==> flow/design.v <==
`timescale 1ns / 1ps
module LED_flow(
  input      i_clk,                     
  input      i_rst_n,                   
  input      pause,                     
  output reg [6:0] keyboard_val,        
  output reg [7:0] keyboard             
 );
reg [1:0] cnt2;                         
reg [3:0] flag;                         
reg [23:0] flag_time;                   
reg key_clk_sec;                        
reg key_clk_sec_d;
reg [1:0] cnt;                          
reg key_clk_d;
wire key_clk  = cnt[1];                 
wire sec_tick = key_clk_sec & ~key_clk_sec_d;
wire scan_tick = key_clk & ~key_clk_d;
always @ (posedge i_clk)
   begin
     if (i_rst_n) begin
         cnt <= 2'd0;
         cnt2 <= 2'd0;
         key_clk_sec <= 1'b0;
         key_clk_sec_d <= 1'b0;
         key_clk_d <= 1'b0;
     end else begin
         cnt <= cnt + 1'b1;
         cnt2 <= (cnt2 + 1'b1) % 2'd3;
         if(cnt2 < 2'd1)
             key_clk_sec <= 1'b1;
         else
             key_clk_sec <= 1'b0;
         key_clk_sec_d <= key_clk_sec;
         key_clk_d <= key_clk;
     end
   end
always @ (posedge i_clk)
  begin
    if (i_rst_n)
        flag_time <= 24'b0;
    else if(sec_tick && !pause)
        flag_time <= (flag_time + 1'b1) % 24'd8640000;
  end
always @ (posedge i_clk)
  if (i_rst_n) begin
    flag <= 4'd0;
    keyboard <= 8'b1111_1111;
    keyboard_val <= 7'b1111111;
  end else if (scan_tick)
  begin
    flag <= (flag + 1'b1) % 4'd8;
    case(flag)
       4'h0:begin
                keyboard <= 8'b0111_1111;    
                case((flag_time / 19'd360000) / 4'd10)
                4'd0:keyboard_val <= 7'b0000001;
                4'd1:keyboard_val <= 7'b1001111;
                4'd2:keyboard_val <= 7'b0010010;
                4'd3:keyboard_val <= 7'b0000110;
                4'd4:keyboard_val <= 7'b1001100;
                4'd5:keyboard_val <= 7'b0100100;
                4'd6:keyboard_val <= 7'b0100000;
                4'd7:keyboard_val <= 7'b0001111;
                4'd8:keyboard_val <= 7'b0000000;
                4'd9:keyboard_val <= 7'b0001100;
                endcase
            end
       4'h1:begin
                keyboard <= 8'b1011_1111;    
                case((flag_time / 19'd360000) % 4'd10)
                4'd0:keyboard_val <= 7'b0000001;
                4'd1:keyboard_val <= 7'b1001111;
                4'd2:keyboard_val <= 7'b0010010;
                4'd3:keyboard_val <= 7'b0000110;
                4'd4:keyboard_val <= 7'b1001100;
                4'd5:keyboard_val <= 7'b0100100;
                4'd6:keyboard_val <= 7'b0100000;
                4'd7:keyboard_val <= 7'b0001111;
                4'd8:keyboard_val <= 7'b0000000;
                4'd9:keyboard_val <= 7'b0001100;
                endcase
            end
       4'h2:begin
                keyboard <= 8'b1101_1111;    
                case(((flag_time / 13'd6000) % 6'd60) / 4'd10)
                4'd0:keyboard_val <= 7'b0000001;
                4'd1:keyboard_val <= 7'b1001111;
                4'd2:keyboard_val <= 7'b0010010;
                4'd3:keyboard_val <= 7'b0000110;
                4'd4:keyboard_val <= 7'b1001100;
                4'd5:keyboard_val <= 7'b0100100;
                4'd6:keyboard_val <= 7'b0100000;
                4'd7:keyboard_val <= 7'b0001111;
                4'd8:keyboard_val <= 7'b0000000;
                4'd9:keyboard_val <= 7'b0001100;
                endcase
            end
       4'h3:begin
                keyboard <= 8'b1110_1111;    
                case(((flag_time / 13'd6000) % 6'd60) % 4'd10)
                4'd0:keyboard_val <= 7'b0000001;
                4'd1:keyboard_val <= 7'b1001111;
                4'd2:keyboard_val <= 7'b0010010;
                4'd3:keyboard_val <= 7'b0000110;
                4'd4:keyboard_val <= 7'b1001100;
                4'd5:keyboard_val <= 7'b0100100;
                4'd6:keyboard_val <= 7'b0100000;
                4'd7:keyboard_val <= 7'b0001111;
                4'd8:keyboard_val <= 7'b0000000;
                4'd9:keyboard_val <= 7'b0001100;
                endcase
            end
       4'h4:begin
                keyboard <= 8'b1111_0111;    
                case(((flag_time / 7'd100) % 6'd60) / 4'd10)
                4'd0:keyboard_val <= 7'b0000001;
                4'd1:keyboard_val <= 7'b1001111;
                4'd2:keyboard_val <= 7'b0010010;
                4'd3:keyboard_val <= 7'b0000110;
                4'd4:keyboard_val <= 7'b1001100;
                4'd5:keyboard_val <= 7'b0100100;
                4'd6:keyboard_val <= 7'b0100000;
                4'd7:keyboard_val <= 7'b0001111;
                4'd8:keyboard_val <= 7'b0000000;
                4'd9:keyboard_val <= 7'b0001100;
                endcase
            end
       4'h5:begin
                keyboard <= 8'b1111_1011;    
                case(((flag_time / 7'd100) % 6'd60) % 4'd10)
                4'd0:keyboard_val <= 7'b0000001;
                4'd1:keyboard_val <= 7'b1001111;
                4'd2:keyboard_val <= 7'b0010010;
                4'd3:keyboard_val <= 7'b0000110;
                4'd4:keyboard_val <= 7'b1001100;
                4'd5:keyboard_val <= 7'b0100100;
                4'd6:keyboard_val <= 7'b0100000;
                4'd7:keyboard_val <= 7'b0001111;
                4'd8:keyboard_val <= 7'b0000000;
                4'd9:keyboard_val <= 7'b0001100;
                endcase
            end
       4'h6:begin
                keyboard <= 8'b1111_1101;    
                case((flag_time % 7'd100)/4'd10)
                4'd0:keyboard_val <= 7'b0000001;
                4'd1:keyboard_val <= 7'b1001111;
                4'd2:keyboard_val <= 7'b0010010;
                4'd3:keyboard_val <= 7'b0000110;
                4'd4:keyboard_val <= 7'b1001100;
                4'd5:keyboard_val <= 7'b0100100;
                4'd6:keyboard_val <= 7'b0100000;
                4'd7:keyboard_val <= 7'b0001111;
                4'd8:keyboard_val <= 7'b0000000;
                4'd9:keyboard_val <= 7'b0001100;
                endcase
            end
       4'h7:begin
                keyboard <= 8'b1111_1110;    
                case(flag_time % 4'd10)
                4'd0:keyboard_val <= 7'b0000001;
                4'd1:keyboard_val <= 7'b1001111;
                4'd2:keyboard_val <= 7'b0010010;
                4'd3:keyboard_val <= 7'b0000110;
                4'd4:keyboard_val <= 7'b1001100;
                4'd5:keyboard_val <= 7'b0100100;
                4'd6:keyboard_val <= 7'b0100000;
                4'd7:keyboard_val <= 7'b0001111;
                4'd8:keyboard_val <= 7'b0000000;
                4'd9:keyboard_val <= 7'b0001100;
                endcase
            end
    endcase
  end
endmodule
**Step by step through the tools: LED_flow**

Module LED_flow before and after one edit of its RTL, step after step.
Lines under "original" count in the file above, lines under "edited" in the edited file.
"change": "edited" minus "original" as printed here. "relative change": 100 x difference / "original".
Library cell names are shortened.
A cell with -- has no value.

- Top: LED_flow
- Clock port: i_clk
- Cell library: sky130hd
- Corner: tt_025C_1v80

**The edit**

The edit as a unified diff against the file above.
A script made this edit. It changes what the design does and was not meant as an optimisation.

```diff
@@ -5,6 +5,8 @@
   input      pause,                     
   output reg [6:0] keyboard_val,        
-  output reg [7:0] keyboard             
+  output reg [7:0] keyboard_pin             
  );
+reg [7:0] keyboard;
+always @(posedge i_clk) keyboard_pin <= keyboard;
 reg [1:0] cnt2;                         
 reg [3:0] flag;                         
```

**After elaboration**

Source: Yosys, flattened and elaborated, memories not mapped. Widths are those after wreduce. Registers that Yosys merges into a memory's read port (data or address) are not register bits. Print and check cells do not count. Equal cells are merged and count once.

Cells by class:

| what | original | edited | change | relative change (%) |
|---|---|---|---|---|
| bitwise gates (word level) | 4 | 4 | 0 | 0.00 |
| reductions and logical operators | 14 | 14 | 0 | 0.00 |
| add/subtract/negate cells | 4 | 4 | 0 | 0.00 |
| muxes and demuxes | 11 | 11 | 0 | 0.00 |
| $lt $le $gt $ge | 1 | 1 | 0 | 0.00 |
| equal/unequal tests | 87 | 87 | 0 | 0.00 |
| divide/modulo/power cells | 16 | 16 | 0 | 0.00 |

Unchanged operator kinds not shown: 34.

Bit counts:

| what | original | edited | change | relative change (%) |
|---|---|---|---|---|
| register bits after elaboration | 49 | 57 | +8 | +16.33 |
| output and inout port bits | 15 | 15 | 0 | 0.00 |

**Depth**

Longest topological path by Yosys (ltp), each cell counted once; first at word level (registers and memories cut), then after technology mapping (sequential cells cut; the memories' decode and read muxes count).

Depth:

| what | original | edited | change | relative change (%) |
|---|---|---|---|---|
| depth after elaboration | 6 | 6 | 0 | 0.00 |
| ABC_AREA | 0 | 0 | -- | -- |
| depth in mapped cells | 86 | 91 | +5 | +5.81 |
| mapped depth without buffers | 69 | 71 | +2 | +2.90 |

**Mapped cells and area**

The flow's flattened synthesis, as Yosys stat reports it; memories are mapped. The netlist is that of the ABC_AREA named above (0 if unset); the other value can give another one.

Mapped netlist:

| what | original | edited | change | relative change (%) |
|---|---|---|---|---|
| cells in the netlist | 3840 | 3481 | -359 | -9.35 |
| mapped flip-flops | 48 | 56 | +8 | +16.67 |
| cell area after synthesis (µm²) | 25046.5 | 23154.7 | -1891.8 | -7.55 |
| buffer cells | 230 | 209 | -21 | -9.13 |

Cell types:

| cell | original | edited | change | relative change (%) |
|---|---|---|---|---|
| clkbuf_1 | 147 | 103 | -44 | -29.93 |
| nand2_1 | 389 | 350 | -39 | -10.03 |
| inv_1 | 106 | 72 | -34 | -32.08 |
| nor2_1 | 404 | 372 | -32 | -7.92 |
| o21ai_0 | 224 | 197 | -27 | -12.05 |
| buf_2 | 51 | 24 | -27 | -52.94 |
| buf_4 | 12 | 37 | +25 | +208.33 |
| nand3_1 | 140 | 119 | -21 | -15.00 |
| mux2i_1 | 65 | 45 | -20 | -30.77 |
| xnor2_1 | 225 | 207 | -18 | -8.00 |
| nand4_1 | 58 | 40 | -18 | -31.03 |
| buf_6 | 8 | 26 | +18 | +225.00 |
| a21oi_1 | 278 | 263 | -15 | -5.40 |
| a211oi_1 | 62 | 47 | -15 | -24.19 |
| o2111ai_1 | 20 | 34 | +14 | +70.00 |
| o211ai_1 | 62 | 49 | -13 | -20.97 |
| or3_1 | 58 | 45 | -13 | -22.41 |
| a32oi_1 | 19 | 7 | -12 | -63.16 |

Unchanged cell types not shown: 12.
Not every row of either side is listed.

**Path before layout**

Path of least setup slack by OpenSTA after synthesis, without wires, with an ideal clock, recovery checks aside; 20% of the period is set as input and as output delay. Where synthesis merged equal registers, the netlist keeps one of their names.

Path after synthesis:

| what | original | edited | change | relative change (%) |
|---|---|---|---|---|
| path kind | reg2reg | reg2reg | -- | -- |
| start | register flag_time[20] | register flag_time[21] | -- | -- |
| end | register keyboard_val[6] | register keyboard_val[2] | -- | -- |
| period (ns) | 25.0 | 25.0 | 0.0 | 0.00 |
| required time (ns) | 24.921 | 24.875 | -0.046 | -0.18 |
| delay of the path (ns) | 19.885 | 19.285 | -0.600 | -3.02 |
| arrival time (ns) | 19.806 | 19.160 | -0.646 | -3.26 |
| setup slack (ns) | 5.115 | 5.716 | +0.601 | -- |
| driving pins on the path | 77 | 80 | +3 | +3.90 |
| path buffers | 9 | 9 | 0 | 0.00 |
| time at the first pin (ns) | 0.000 | 0.000 | 0.000 | -- |
| synthesis period reached (ns) | 19.885 | 19.284 | -0.601 | -3.02 |

"delay of the path" = arrival - input delay + setup time.
"driving pins on the path": output pins that drive a net of the path, with the launching flip-flop's if there is one; two outputs of one cell count as two.
"synthesis period reached" is the clock period less the worst setup slack; recovery checks do not enter. This is arithmetic on one report: input and output delays are still those of the set period (20% each).
Between the ends stands the longest chain of elaborated cells between them, by number of cells; it is not shown to be the way that was timed. Of several equally long chains one is given.
A line is the first line of the expression or statement that the cell stems from. Yosys adds cells for indexed reads and writes and turns some case tables into memories.
At most two assigning lines are given for a register; there are more.

On the way, after synthesis, original:
- Cell sequence: dfxtp_1 buf_2 or2_1 buf_2 a211oi_1 or3_1 buf_2 mux2_1 a211o_1 o21ai_1 a21oi_1 or3b_1 o221a_1 a211o_1 a32o_1 nor2b_2 nand3_2 a311oi_2 (+41 left out) a311oi_1 xor2_1 a2111oi_2 nand4bb_2 or4_4 a21o_1 o2111a_1 a32oi_1 xor2_1 or2_2 or4_4 nor2_2 nor3_1 or4_1 a32o_1 o41a_1 or3_1 o211ai_1
- Cells in the longest elaborated chain: 6
- Elaborated cells between the ends (all ways): 112

RTL lines, path after synthesis, original:

| what | line | source |
|---|---|---|
| start, declared | 11 | `reg [23:0] flag_time;` |
| start, assigned | 41 | `flag_time <= 24'b0;` |
| start, assigned | 43 | `flag_time <= (flag_time + 1'b1) % 24'd8640000;` |
| divider 24 x 7 -> 24 bit | 131 | `case(((flag_time / 7'd100) % 6'd60) % 4'd10)` |
| remainder unit 24 x 6 -> 24 bit | 131 |  |
| remainder unit 24 x 4 -> 24 bit | 131 |  |
| equality test 24 x 4 -> 1 bit | 131 |  |
| case mux 7 bit (select 10 bit) | 131 |  |
| case mux 7 bit (select 8 bit) | 53 | `case(flag)` |
| end, assigned | 49 | `keyboard_val <= 7'b1111111;` |
| end, assigned | 57 | `4'd0:keyboard_val <= 7'b0000001;` |
| end, declared | 6 | `output reg [6:0] keyboard_val,` |

On the way, after synthesis, edited:
- Cell sequence: dfxtp_1 buf_4 or4_1 o22ai_1 a32o_2 o21ai_1 a311o_1 or4_4 a21oi_2 nand2_1 a32oi_2 a211oi_1 or3_1 buf_4 and2_4 or2_1 buf_6 nor3b_1 (+44 left out) buf_4 nand4_1 o221a_1 a2111oi_4 nand3_2 nor3_4 xnor2_1 inv_1 ha_1 nand3_1 o2111ai_1 or4_1 a221o_1 a32o_1 o2111ai_1 nor2_1 a221oi_1 o31ai_1
- Cells in the longest elaborated chain: 6
- Elaborated cells between the ends (all ways): 112

RTL lines, path after synthesis, edited:

| what | line | source |
|---|---|---|
| start, declared | 13 | `reg [23:0] flag_time;` |
| start, assigned | 43 | `flag_time <= 24'b0;` |
| start, assigned | 45 | `flag_time <= (flag_time + 1'b1) % 24'd8640000;` |
| divider 24 x 7 -> 24 bit | 133 | `case(((flag_time / 7'd100) % 6'd60) % 4'd10)` |
| remainder unit 24 x 6 -> 24 bit | 133 |  |
| remainder unit 24 x 4 -> 24 bit | 133 |  |
| equality test 24 x 4 -> 1 bit | 133 |  |
| case mux 7 bit (select 10 bit) | 133 |  |
| case mux 7 bit (select 8 bit) | 55 | `case(flag)` |
| end, assigned | 51 | `keyboard_val <= 7'b1111111;` |
| end, assigned | 59 | `4'd0:keyboard_val <= 7'b0000001;` |
| end, declared | 6 | `output reg [6:0] keyboard_val,` |

**Timing after layout**

Path of least setup slack in the final report of the runs of pair A (OpenROAD, finished layout, wires in). Where an end is a register, its clock arrival counts in the times.

Path post-layout:

| what | original | edited | change | relative change (%) |
|---|---|---|---|---|
| path kind | reg2reg | reg2reg | -- | -- |
| start | register flag_time[21] | register flag_time[23] | -- | -- |
| end | register keyboard_val[4] | register keyboard_val[5] | -- | -- |
| time at the first pin (ns) | 0.30 | 0.31 | +0.01 | +3.33 |
| period (ns) | 24.3 | 24.3 | 0.0 | 0.00 |
| required time (ns) | 24.53 | 24.49 | -0.04 | -0.16 |
| path buffers | 9 | 5 | -4 | -44.44 |
| setup slack (ns) | 1.43 | 1.53 | +0.10 | -- |
| arrival time (ns) | 23.10 | 22.96 | -0.14 | -0.61 |
| driving pins on the path | 74 | 73 | -1 | -1.35 |

Between the ends stands the longest chain of elaborated cells between them, by number of cells; it is not shown to be the way that was timed. Of several equally long chains one is given.
At most two assigning lines are given for a register; there are more.

On the way, post-layout, original:
- Cell sequence: dfxtp_4 buf_4 and3b_1 a32oi_1 o21a_1 o211ai_1 a211oi_1 or3_1 a211oi_1 a2bb2oi_1 or2_1 o31ai_1 mux2_2 o32ai_1 mux2i_1 or2_1 nand3_2 mux2_2 (+38 left out) a2111oi_2 xor2_1 nand3_2 or4_4 a2111oi_2 nand4_1 and4_1 or3_1 a211oi_2 nand4_1 nor2_2 buf_4 nor3_1 or4_1 a32o_1 o41a_1 or3_1 o211ai_1
- Cells in the longest elaborated chain: 6
- Elaborated cells between the ends (all ways): 112

RTL lines, path post-layout, original:

| what | line | source |
|---|---|---|
| start, declared | 11 | `reg [23:0] flag_time;` |
| start, assigned | 41 | `flag_time <= 24'b0;` |
| start, assigned | 43 | `flag_time <= (flag_time + 1'b1) % 24'd8640000;` |
| divider 24 x 7 -> 24 bit | 131 | `case(((flag_time / 7'd100) % 6'd60) % 4'd10)` |
| remainder unit 24 x 6 -> 24 bit | 131 |  |
| remainder unit 24 x 4 -> 24 bit | 131 |  |
| equality test 24 x 4 -> 1 bit | 131 |  |
| case mux 7 bit (select 10 bit) | 131 |  |
| case mux 7 bit (select 8 bit) | 53 | `case(flag)` |
| end, assigned | 49 | `keyboard_val <= 7'b1111111;` |
| end, assigned | 57 | `4'd0:keyboard_val <= 7'b0000001;` |
| end, declared | 6 | `output reg [6:0] keyboard_val,` |

On the way, post-layout, edited:
- Cell sequence: dfxtp_2 buf_4 nor2_1 o31a_1 or2_1 nand3_1 mux2_2 or4_4 a21oi_2 nand2_1 a32oi_2 a211oi_1 or3_1 a211oi_1 or2_1 o221ai_1 a31o_2 a211oi_1 (+37 left out) a2111oi_2 xnor2_1 nand4_1 nor2_4 a221oi_1 a2111oi_1 a2111o_2 nor3_4 a311oi_1 a221oi_2 nand2b_2 nor4_4 nand2_2 a222oi_1 o2111ai_1 o31a_1 a21oi_1 o31ai_1
- Cells in the longest elaborated chain: 6
- Elaborated cells between the ends (all ways): 112

RTL lines, path post-layout, edited:

| what | line | source |
|---|---|---|
| start, declared | 13 | `reg [23:0] flag_time;` |
| start, assigned | 43 | `flag_time <= 24'b0;` |
| start, assigned | 45 | `flag_time <= (flag_time + 1'b1) % 24'd8640000;` |
| divider 24 x 7 -> 24 bit | 133 | `case(((flag_time / 7'd100) % 6'd60) % 4'd10)` |
| remainder unit 24 x 6 -> 24 bit | 133 |  |
| remainder unit 24 x 4 -> 24 bit | 133 |  |
| equality test 24 x 4 -> 1 bit | 133 |  |
| case mux 7 bit (select 10 bit) | 133 |  |
| case mux 7 bit (select 8 bit) | 55 | `case(flag)` |
| end, assigned | 51 | `keyboard_val <= 7'b1111111;` |
| end, assigned | 59 | `4'd0:keyboard_val <= 7'b0000001;` |
| end, declared | 6 | `output reg [6:0] keyboard_val,` |

**Flow runs**

Both versions went through the flow (Yosys, OpenROAD) with the same settings in each pair. Constraints: input delay and output delay 20% of the set period each, output load 0.01 pF.

Flow settings, pair A:
- CORE_UTILIZATION: 40
- PLACE_DENSITY: 0.6
- period_ns: 24.3
- CAP_MARGIN: 20
- CORE_MARGIN: 2
- SLEW_MARGIN: 20

Final reports, pair A:

| what | original | edited | change | relative change (%) |
|---|---|---|---|---|
| die footprint (µm²) | 64632.9 | 59826.7 | -4806.2 | -7.44 |
| post-route utilization (%) | 43.2 | 41.8 | -1.4 | -- |
| clock period reached (ns) | 22.871 | 22.773 | -0.098 | -0.43 |
| std-cell area (final layout) (µm²) | 26708.1 | 24030.5 | -2677.6 | -10.03 |
| cell area after synthesis (µm²) | 25046.5 | 23154.7 | -1891.8 | -7.55 |
| post-route setup TNS (ns) | 0.000 | 0.000 | 0.000 | -- |
| worst hold slack (ns) | 0.423 | 0.353 | -0.070 | -- |
| lowest setup slack (ns) | 1.429 | 1.527 | +0.098 | -- |

Flow settings, pair B:
- ABC_AREA: 1
- CORE_ASPECT_RATIO: 1.11
- CORE_UTILIZATION: 54
- CTS_CLUSTER_SIZE: 12
- GPL_ROUTABILITY_DRIVEN: 0
- MIN_ROUTING_LAYER: met1
- PLACE_DENSITY: 0.46
- SETUP_SLACK_MARGIN: 2.71
- period_ns: 18.0
- CAP_MARGIN: 20
- CORE_MARGIN: 2
- SLEW_MARGIN: 20

Final reports, pair B:

| what | original | edited | change | relative change (%) |
|---|---|---|---|---|
| die footprint (µm²) | 48417.0 | 50155.1 | +1738.1 | +3.59 |
| post-route utilization (%) | 85.1 | 84.8 | -0.3 | -- |
| clock period reached (ns) | 31.002 | 32.191 | +1.189 | +3.84 |
| std-cell area (final layout) (µm²) | 39344.0 | 40395.0 | +1051.0 | +2.67 |
| cell area after synthesis (µm²) | 25201.7 | 26123.8 | +922.1 | +3.66 |
| post-route setup TNS (ns) | -90.851 | -99.240 | -8.389 | -- |
| worst hold slack (ns) | 0.433 | 0.352 | -0.081 | -- |
| lowest setup slack (ns) | -13.002 | -14.191 | -1.189 | -- |

"clock period reached" = clock period - worst setup slack. The figure is calculated, with input and output delays left at 20% of the set period.
